==> flow/design.v <==
`timescale 1ns/1ps
module master_ahb(
  input  logic        clk_master,
  input  logic        rst_master,
  input  logic        HREADY,          
  input  logic [31:0] HRDATA,          
  input  logic [31:0] data_top,
  input  logic        write_top,       
  input  logic [3:0]  beat_length,     
  input  logic        enb,             
  input  logic [31:0] addr_top,
  input  logic        wrap_enb,        
  output logic [31:0] HADDR,
  output logic        HWRITE,
  output logic [2:0]  HSIZE,
  output logic [31:0] HWDATA,
  output logic [2:0]  HBURST,
  output logic [1:0]  HTRANS,
  output logic fifo_empty,
  output logic fifo_full
);
  typedef enum logic [2:0] {
    S_IDLE                = 3'b000,
    S_WRITE_ADDR          = 3'b001,
    S_WRITE_DATA          = 3'b010
  } state_t;
  state_t present_state, next_state;
  logic [31:0] addr_internal;
  logic [3:0]  count;         
  logic [3:0]  wr_ptr;
  logic [3:0]  rd_ptr;
  localparam int MEM_DEPTH = 16;
  logic [31:0] mem [0:MEM_DEPTH-1];
  logic next_HWRITE;
  logic [2:0] next_HSIZE;                
  logic [31:0] next_HWDATA;
  logic [2:0] next_HBURST;
  logic [1:0] next_HTRANS;
  logic [4:0] fifo_count;  
  logic push, pop;
  assign push = write_top && (fifo_count < MEM_DEPTH);
  assign pop  = (present_state == S_WRITE_DATA) && HREADY &&
                (HBURST == 3'b011 || HBURST == 3'b000) && (fifo_count > 0);
  assign fifo_empty = (fifo_count == 0);
  assign fifo_full  = (fifo_count >= MEM_DEPTH-1);  
  always_ff @(posedge clk_master or posedge rst_master) begin
    if (rst_master) begin
      wr_ptr        <= 4'd0;
      rd_ptr        <= 4'd0;
      addr_internal <= 32'h0;
      count         <= 4'd0;
      present_state <= S_IDLE;
      HWRITE        <= 1'b0;
      HSIZE         <= 3'b010;
      HWDATA        <= 32'h0;
      HBURST        <= 3'b000;
      HTRANS        <= 2'b00;
      fifo_count    <= 5'd0;
      for (int i = 0; i < MEM_DEPTH; i = i + 1) mem[i] <= 32'h0;
    end else begin
      if (push) begin
        mem[wr_ptr] <= data_top;
        wr_ptr <= wr_ptr + 1'b1;
      end
      if (pop) begin
        rd_ptr <= rd_ptr + 1'b1;
      end
      if (push && !pop)
        fifo_count <= fifo_count + 1'b1;
      else if (pop && !push)
        fifo_count <= fifo_count - 1'b1;
      present_state <= next_state;
      HWRITE <= next_HWRITE;
      HSIZE  <= next_HSIZE;
      HWDATA <= next_HWDATA;
      HBURST <= next_HBURST;
      HTRANS <= next_HTRANS;
      if (present_state == S_IDLE && next_state == S_WRITE_ADDR) begin
        addr_internal <= addr_top;
        count <= 4'd0;
      end
      if (present_state == S_WRITE_DATA && HREADY) begin
        if (HBURST == 3'b011) begin  
          count <= count + 1'b1;
          if (!wrap_enb) begin
            addr_internal <= addr_internal + 32'h4;
          end else begin
            if (addr_internal[3:0] == 4'hC)  
              addr_internal <= addr_internal - 32'hC;  
            else
              addr_internal <= addr_internal + 32'h4;
          end
        end else if (HBURST == 3'b000) begin  
          count <= 4'd0;  
        end
      end
    end
  end
  always_comb begin
    next_state    = present_state;
    next_HWRITE   = 1'b0;
    next_HSIZE    = 3'b010;
    next_HWDATA   = 32'h0;                 
    next_HBURST   = 3'b000;
    next_HTRANS   = 2'b00;
    case (present_state)
      S_IDLE: begin
        if (enb && HREADY && (fifo_count > 0)) begin
          if (beat_length == 1 && !wrap_enb) begin
            next_HWRITE = 1'b1;
            next_HBURST = 3'b000;  
            next_state = S_WRITE_ADDR;
          end else if (beat_length == 4) begin
            next_HWRITE = 1'b1;
            next_HBURST = 3'b011;  
            next_state = S_WRITE_ADDR;
          end
        end
      end
      S_WRITE_ADDR: begin
        next_HWRITE = 1'b1;
        next_HSIZE  = 3'b010;   
        next_HBURST = HBURST;   
        next_HTRANS = 2'b10;    
        next_state = S_WRITE_DATA;
      end
      S_WRITE_DATA: begin
        next_HWRITE = 1'b1;
        next_HSIZE  = 3'b010;
        next_HBURST = HBURST;   
        if (HBURST == 3'b000) begin
          if (fifo_count > 0)
            next_HWDATA = mem[rd_ptr];   
          else
            next_HWDATA = data_top;
          next_HTRANS = 2'b10;
          if (HREADY) next_state = S_IDLE;
        end
        else if (HBURST == 3'b011) begin
          if (fifo_count > 0) begin
            next_HWDATA = mem[rd_ptr];
          end else begin
            next_HWDATA = 32'h0;  
          end
          next_HTRANS = 2'b11;  
          if ((count == 4'd3) && HREADY) next_state = S_IDLE;
        end
      end
      default: next_state = S_IDLE;
    endcase
  end
  assign HADDR = addr_internal;
endmodule
# From RTL to reports: master_ahb
# The steps from the RTL of master_ahb to its reports follow in flow order.
# Line numbers count from 1 in the design file above.
# The mark - stands for no value.
[setup]
top = "master_ahb"
clock_port = "clk_master"
lib = "sky130hd"
pvt_corner = "tt_025C_1v80"

# Elaborated design
# Yosys after proc, flatten, opt, wreduce and memory -nomap, before mapping. Print and check cells are not counted. Equal cells are merged and count once.
[op_classes]
n_reduce_logical = 38
addsub = 7
compare = 3
equal = 38
mux = 36
[ops]
columns = ["operator", "n"]
rows = [
  ["parallel mux 32 bit (select 16 bit)", 1],
  ["2-to-1 mux 32 bit", 10],
  ["== test 4 bit (second input constant)", 17],
  ["== test 4 x 3 -> 1 bit (second input constant)", 9],
  ["AND reduction 2 bit", 16],
  ["adder 32 x 3 -> 32 bit (second input constant)", 1],
  ["subtractor 32 x 4 -> 32 bit (second input constant)", 1],
  ["2-to-1 mux 3 bit", 7],
  ["== test 4 x 2 -> 1 bit (second input constant)", 5],
  ["2-to-1 mux 4 bit", 4],
  ["adder 4 x 1 -> 4 bit (second input constant)", 3],
  ["== test 4 x 1 -> 1 bit (second input constant)", 3],
  ["logical AND 1 bit", 11],
  ["2-to-1 mux 5 bit", 2],
  ["2-to-1 mux 2 bit", 5],
  ["parallel mux 3 bit (select 3 bit)", 1],
  ["zero test 4 bit", 2],
  ["== test 3 x 1 -> 1 bit (second input constant)", 2],
  ["== test 3 x 2 -> 1 bit (second input constant)", 2],
  ["zero test 3 bit", 2],
  ["parallel mux 3 bit (select 2 bit)", 1],
  ["adder 5 x 1 -> 5 bit (second input constant)", 1],
  ["subtractor 5 x 1 -> 5 bit (second input constant)", 1],
  ["> comparator 5 x 1 -> 1 bit (second input constant)", 1],
  [">= comparator 5 x 4 -> 1 bit (second input constant)", 1],
  ["< comparator 5 bit (second input constant)", 1],
  ["zero test 5 bit", 1],
  ["parallel mux 2 bit (select 2 bit)", 1],
]
# Other operator kinds: 6; their cells: 10.
[bits]
elab_cells = 148
input_bits = 106
register_bits = 602
out_inout_bits = 75

# Logic depth
# Longest topological path by Yosys (ltp), each cell counted once; first at word level (registers and memories cut), then after technology mapping (sequential cells cut; the memories' decode and read muxes count).
[depth]
word_depth = 12
ABC_AREA = 1
mapped_depth = 13
ltp_nobuf = 12

# Mapped cells and area
# The flow's flattened synthesis, as Yosys stat reports it; memories are mapped. The netlist is that of the ABC_AREA named above (0 if unset); the other value can give another one.
[types]
columns = ["cell", "n", "area_total_um2"]
rows = [
  ["sky130_fd_sc_hd__dfrtp_1", 599, 1.5E+04],
  ["sky130_fd_sc_hd__nand2_1", 1168, 4.38E+03],
  ["sky130_fd_sc_hd__o21ai_0", 504, 2.52E+03],
  ["sky130_fd_sc_hd__nor2_1", 361, 1355.05],
  ["sky130_fd_sc_hd__inv_1", 269, 1.01E+03],
  ["sky130_fd_sc_hd__a21oi_1", 184, 920.883],
  ["sky130_fd_sc_hd__clkbuf_1", 124, 465.446],
  ["sky130_fd_sc_hd__nand3_1", 92, 460.442],
  ["sky130_fd_sc_hd__buf_2", 56, 280.269],
  ["sky130_fd_sc_hd__a21oi_2", 29, 253.994],
  ["sky130_fd_sc_hd__o21ai_1", 42, 210.202],
  ["sky130_fd_sc_hd__buf_4", 24, 180.173],
  ["sky130_fd_sc_hd__ha_1", 14, 175.168],
  ["sky130_fd_sc_hd__nand3_2", 13, 130.125],
  ["sky130_fd_sc_hd__o211ai_1", 15, 112.608],
  ["sky130_fd_sc_hd__nor2_2", 16, 100.096],
  ["sky130_fd_sc_hd__nand2_4", 7, 78.826],
  ["sky130_fd_sc_hd__nor2_4", 7, 78.826],
]
# Not listed: further types 25, cells in them 82.
[synth_totals]
flip_flops = 600
seq_area_um2 = 15015.7
mapped_cells = 3606
synth_area_um2 = 28350.9
n_buf = 211

# Path before layout
# Source: OpenSTA report_checks on the synthesized netlist (no wires, ideal clock, input and output delay 20% of the period each), path of least setup slack; recovery checks are left aside. Register names are those of the netlist, which keeps one name where synthesis merged equal registers.
[synth_path]
kind = "input -> register"
startpoint = "input HREADY"
endpoint = "register fifo_count[4]"
tclk_ns = 5.0
launch_ns = 1.000
delay_ns = 1.659
arrival_time_ns = 2.534
n_path_buf = 0
setup_time_ns = 0.125
required_time_ns = 4.875
path_slack_ns = 2.341
path_stages = 12
input_delay_ns = 1.000
period_less_setup_slack_ns = 2.659
# "delay_ns" is the arrival time less input delay plus setup time.
# "path_stages" counts driving pins, that of a launching flip-flop among them; a cell with two outputs on the path counts twice.
# "period_less_setup_slack_ns" = period - worst setup slack (recovery checks aside). The figure is calculated, with input and output delays left at 20% of the set period.
# The rows between start and end are the longest chain of elaborated cells between them; the timing report does not say that the signal goes this way. Where chains are equally long, one stands for them.
# Each line given opens the expression or statement behind the cell; cells for indexed reads and writes are added by Yosys, which also makes memories of some case tables.
# A register here has more assigning lines than the two given.
[synth_between]
cell_sequence = "sky130_fd_sc_hd__nand2_1 -> sky130_fd_sc_hd__inv_1 -> sky130_fd_sc_hd__nand2_1 -> sky130_fd_sc_hd__ha_1 -> sky130_fd_sc_hd__inv_1 -> sky130_fd_sc_hd__fa_1 -> sky130_fd_sc_hd__a21o_1 -> sky130_fd_sc_hd__a21oi_1 -> sky130_fd_sc_hd__nand2_1 -> sky130_fd_sc_hd__nand2_1 -> sky130_fd_sc_hd__nor2_1 -> sky130_fd_sc_hd__xor2_1"
elab_chain_cells = 6
cone_cells = 9
classes_between = "mux: 2; reduce/logical: 7"
[synth_lines]
columns = ["element", "line_no", "rtl"]
rows = [
  ["start: declaration", 5, "input  logic        HREADY,"],
  ["logical AND 1 bit (3 in a row)", 42, "assign pop  = (present_state == S_WRITE_DATA) && HREADY &&"],
  ["logical AND 1 bit", 70, "else if (pop && !push)"],
  ["2-to-1 mux 5 bit", 70, ""],
  ["2-to-1 mux 5 bit", 68, "if (push && !pop)"],
  ["end: assignment", 69, "fifo_count <= fifo_count + 1'b1;"],
  ["end: assignment", 71, "fifo_count <= fifo_count - 1'b1;"],
  ["end: declaration", 39, "logic [4:0] fifo_count;"],
]

# Path in the finished layout
# From the final timing report of run 1: the path of least setup slack in the routed layout; clock arrival at registers is part of the times.
[layout_path]
kind = "register -> output"
startpoint = "register fifo_count[1]"
endpoint = "output fifo_empty"
launch_ns = 0.63
required_time_ns = 3.03
tclk_ns = 3.79
n_path_buf = 2
path_slack_ns = 0.75
out_delay_ns = 0.76
arrival_time_ns = 2.28
path_stages = 6
# The rows between start and end are the longest chain of elaborated cells between them; the timing report does not say that the signal goes this way. Where chains are equally long, one stands for them.
# A register here has more assigning lines than the two given.
[layout_between]
cell_sequence = "sky130_fd_sc_hd__dfrtp_1 -> sky130_fd_sc_hd__nor2_1 -> sky130_fd_sc_hd__nand3_2 -> sky130_fd_sc_hd__buf_4 -> sky130_fd_sc_hd__inv_1 -> sky130_fd_sc_hd__clkdlybuf4s50_1"
elab_chain_cells = 1
cone_cells = 1
cone_lines = 1
classes_between = "reduce/logical: 1"
[layout_lines]
columns = ["element", "line_no", "rtl"]
rows = [
  ["start: declaration", 39, "logic [4:0] fifo_count;"],
  ["start: assignment", 69, "fifo_count <= fifo_count + 1'b1;"],
  ["start: assignment", 71, "fifo_count <= fifo_count - 1'b1;"],
  ["zero test 5 bit", 44, "assign fifo_empty = (fifo_count == 0);"],
  ["end: declaration", 19, "output logic fifo_empty,"],
]

Wiki page: master_ahb / flow data

Below are 4 stored runs of the flow (Yosys, OpenROAD; platform sky130hd) on master_ahb, each with its settings and what was measured, unordered. Constraints: input delay and output delay 20% of the set period each, output load 0.01 pF.
"achieved_clock_period_ns" = clock period - worst setup slack. The figure is calculated, with input and output delays left at 20% of the set period.
"worstPathTime_ns" = time allowed to the worst setup path (clock period - input delay - output delay, where it has them) - its slack; a late launch clock adds to it, a late capture clock takes from it.
By "power.total_mw" is meant OpenSTA's value without simulated activity: inputs other than the clock are taken to toggle once in ten clock periods, and the tool carries that through the logic.

# run 1
==> flow/run.sh <==
#!/bin/bash
# the make line also repeats the synthesis and layout settings of config.mk as NAME=value (left out here)
make -C /OpenROAD-flow-scripts/flow DESIGN_CONFIG=/design/flow/config.mk WORK_HOME=/design/flow/orfs CLKGATE_MAP_FILE= finish
==> flow/config.mk <==
export PLATFORM = sky130hd
export DESIGN_NAME = master_ahb
export DESIGN_NICKNAME = master_ahb
export VERILOG_FILES = /design/flow/design.v
export SDC_FILE = /design/flow/constraint.sdc
export NUM_CORES = 4
export LEC_CHECK = 0
export ABC_AREA = 1
export CAP_MARGIN = 20
export CELL_PAD_IN_SITES_GLOBAL_PLACEMENT = 3
export CORE_MARGIN = 5
export CORE_UTILIZATION = 40
export CTS_CLUSTER_SIZE = 86
export GPL_ROUTABILITY_DRIVEN = 0
export MIN_ROUTING_LAYER = met2
export PLACE_DENSITY_LB_ADDON = 0.04
export SLEW_MARGIN = 20
export TNS_END_PERCENT = 85
==> flow/constraint.sdc <==
create_clock -name core_clock -period 3.79 [get_ports {clk_master}]
set_input_delay 0.7580 -clock core_clock [delete_from_list [all_inputs] [get_ports {clk_master}]]
set_output_delay 0.7580 -clock core_clock [all_outputs]
set_load 0.01 [all_outputs]

==> run 1: results <==
finish.stdcell_area_um2=33305.7
worstPathTime_ns=2.28
worst_setup_path_type="register -> output"
achieved_clock_period_ns=3.036
power.total_mw=26.886
setupTns_ns=0.000
setup_ws_ns=0.754
die_footprint_um2=76303.0
yosys_chip_area_um2=28350.9
fin_util_frac=0.475

# run 2
==> flow/run.sh <==
#!/bin/bash
# the make line also repeats the synthesis and layout settings of config.mk as NAME=value (left out here)
make -C /OpenROAD-flow-scripts/flow DESIGN_CONFIG=/design/flow/config.mk WORK_HOME=/design/flow/orfs CLKGATE_MAP_FILE= finish
==> flow/config.mk <==
export PLATFORM = sky130hd
export DESIGN_NAME = master_ahb
export DESIGN_NICKNAME = master_ahb
export VERILOG_FILES = /design/flow/design.v
export SDC_FILE = /design/flow/constraint.sdc
export NUM_CORES = 4
export LEC_CHECK = 0
export ABC_AREA = 1
export CAP_MARGIN = 20
export CELL_PAD_IN_SITES_GLOBAL_PLACEMENT = 3
export CORE_MARGIN = 5
export CORE_UTILIZATION = 40
export CTS_CLUSTER_SIZE = 86
export GPL_ROUTABILITY_DRIVEN = 0
export GPL_TIMING_DRIVEN = 0
export HOLD_SLACK_MARGIN = 0.02
export MIN_ROUTING_LAYER = met2
export SLEW_MARGIN = 20
export TNS_END_PERCENT = 85
==> flow/constraint.sdc <==
create_clock -name core_clock -period 3.79 [get_ports {clk_master}]
set_input_delay 0.7580 -clock core_clock [delete_from_list [all_inputs] [get_ports {clk_master}]]
set_output_delay 0.7580 -clock core_clock [all_outputs]
set_load 0.01 [all_outputs]

==> run 2: results <==
fin_util_frac=0.482
setupTns_ns=0.000
die_footprint_um2=76303.0
yosys_chip_area_um2=28350.9
setup_ws_ns=0.266
finish.stdcell_area_um2=33809.9
power.total_mw=28.205
achieved_clock_period_ns=3.524
worstPathTime_ns=2.77
worst_setup_path_type="input -> register"

# run 3
==> flow/run.sh <==
#!/bin/bash
# the make line also repeats the synthesis and layout settings of config.mk as NAME=value (left out here)
make -C /OpenROAD-flow-scripts/flow DESIGN_CONFIG=/design/flow/config.mk WORK_HOME=/design/flow/orfs CLKGATE_MAP_FILE= finish
==> flow/config.mk <==
export PLATFORM = sky130hd
export DESIGN_NAME = master_ahb
export DESIGN_NICKNAME = master_ahb
export VERILOG_FILES = /design/flow/design.v
export SDC_FILE = /design/flow/constraint.sdc
export NUM_CORES = 4
export LEC_CHECK = 0
export ABC_AREA = 1
export CAP_MARGIN = 30
export CELL_PAD_IN_SITES_DETAIL_PLACEMENT = 2
export CELL_PAD_IN_SITES_GLOBAL_PLACEMENT = 3
export CORE_MARGIN = 5
export CORE_UTILIZATION = 20
export CTS_CLUSTER_DIAMETER = 287
export GPL_TIMING_DRIVEN = 1
export HOLD_SLACK_MARGIN = 0.29
export MAX_ROUTING_LAYER = met4
export MIN_ROUTING_LAYER = met2
export PLACE_DENSITY_LB_ADDON = 0.07
export SETUP_SLACK_MARGIN = 0.06
export SLEW_MARGIN = 10
export TNS_END_PERCENT = 25
==> flow/constraint.sdc <==
create_clock -name core_clock -period 2.93 [get_ports {clk_master}]
set_input_delay 0.5860 -clock core_clock [delete_from_list [all_inputs] [get_ports {clk_master}]]
set_output_delay 0.5860 -clock core_clock [all_outputs]
set_load 0.01 [all_outputs]

==> run 3: results <==
power.total_mw=38.057
worstPathTime_ns=2.20
worst_setup_path_type="register -> output"
fin_util_frac=0.254
setup_ws_ns=0.145
die_footprint_um2=149386.0
yosys_chip_area_um2=28350.9
finish.stdcell_area_um2=35839.4
achieved_clock_period_ns=2.785
setupTns_ns=0.000

# run 4
==> flow/run.sh <==
#!/bin/bash
# the make line also repeats the synthesis and layout settings of config.mk as NAME=value (left out here)
make -C /OpenROAD-flow-scripts/flow DESIGN_CONFIG=/design/flow/config.mk WORK_HOME=/design/flow/orfs CLKGATE_MAP_FILE= finish
==> flow/config.mk <==
export PLATFORM = sky130hd
export DESIGN_NAME = master_ahb
export DESIGN_NICKNAME = master_ahb
export VERILOG_FILES = /design/flow/design.v
export SDC_FILE = /design/flow/constraint.sdc
export NUM_CORES = 4
export LEC_CHECK = 0
export CAP_MARGIN = 20
export CELL_PAD_IN_SITES_GLOBAL_PLACEMENT = 1
export CORE_MARGIN = 2
export CORE_UTILIZATION = 33
export CTS_CLUSTER_DIAMETER = 139
export CTS_CLUSTER_SIZE = 94
export HOLD_SLACK_MARGIN = 0.16
export MAX_ROUTING_LAYER = met5
export MIN_ROUTING_LAYER = met2
export PLACE_DENSITY_LB_ADDON = 0.15
export SETUP_SLACK_MARGIN = 0.52
export SLEW_MARGIN = 20
==> flow/constraint.sdc <==
create_clock -name core_clock -period 3.02 [get_ports {clk_master}]
set_input_delay 0.6040 -clock core_clock [delete_from_list [all_inputs] [get_ports {clk_master}]]
set_output_delay 0.6040 -clock core_clock [all_outputs]
set_load 0.01 [all_outputs]

==> run 4: results <==
fin_util_frac=0.39
setupTns_ns=0.000
power.total_mw=23.012
achieved_clock_period_ns=2.706
die_footprint_um2=85161.8
setup_ws_ns=0.314
yosys_chip_area_um2=27338.7
worstPathTime_ns=2.71
worst_setup_path_type="register -> register"
finish.stdcell_area_um2=32004.4
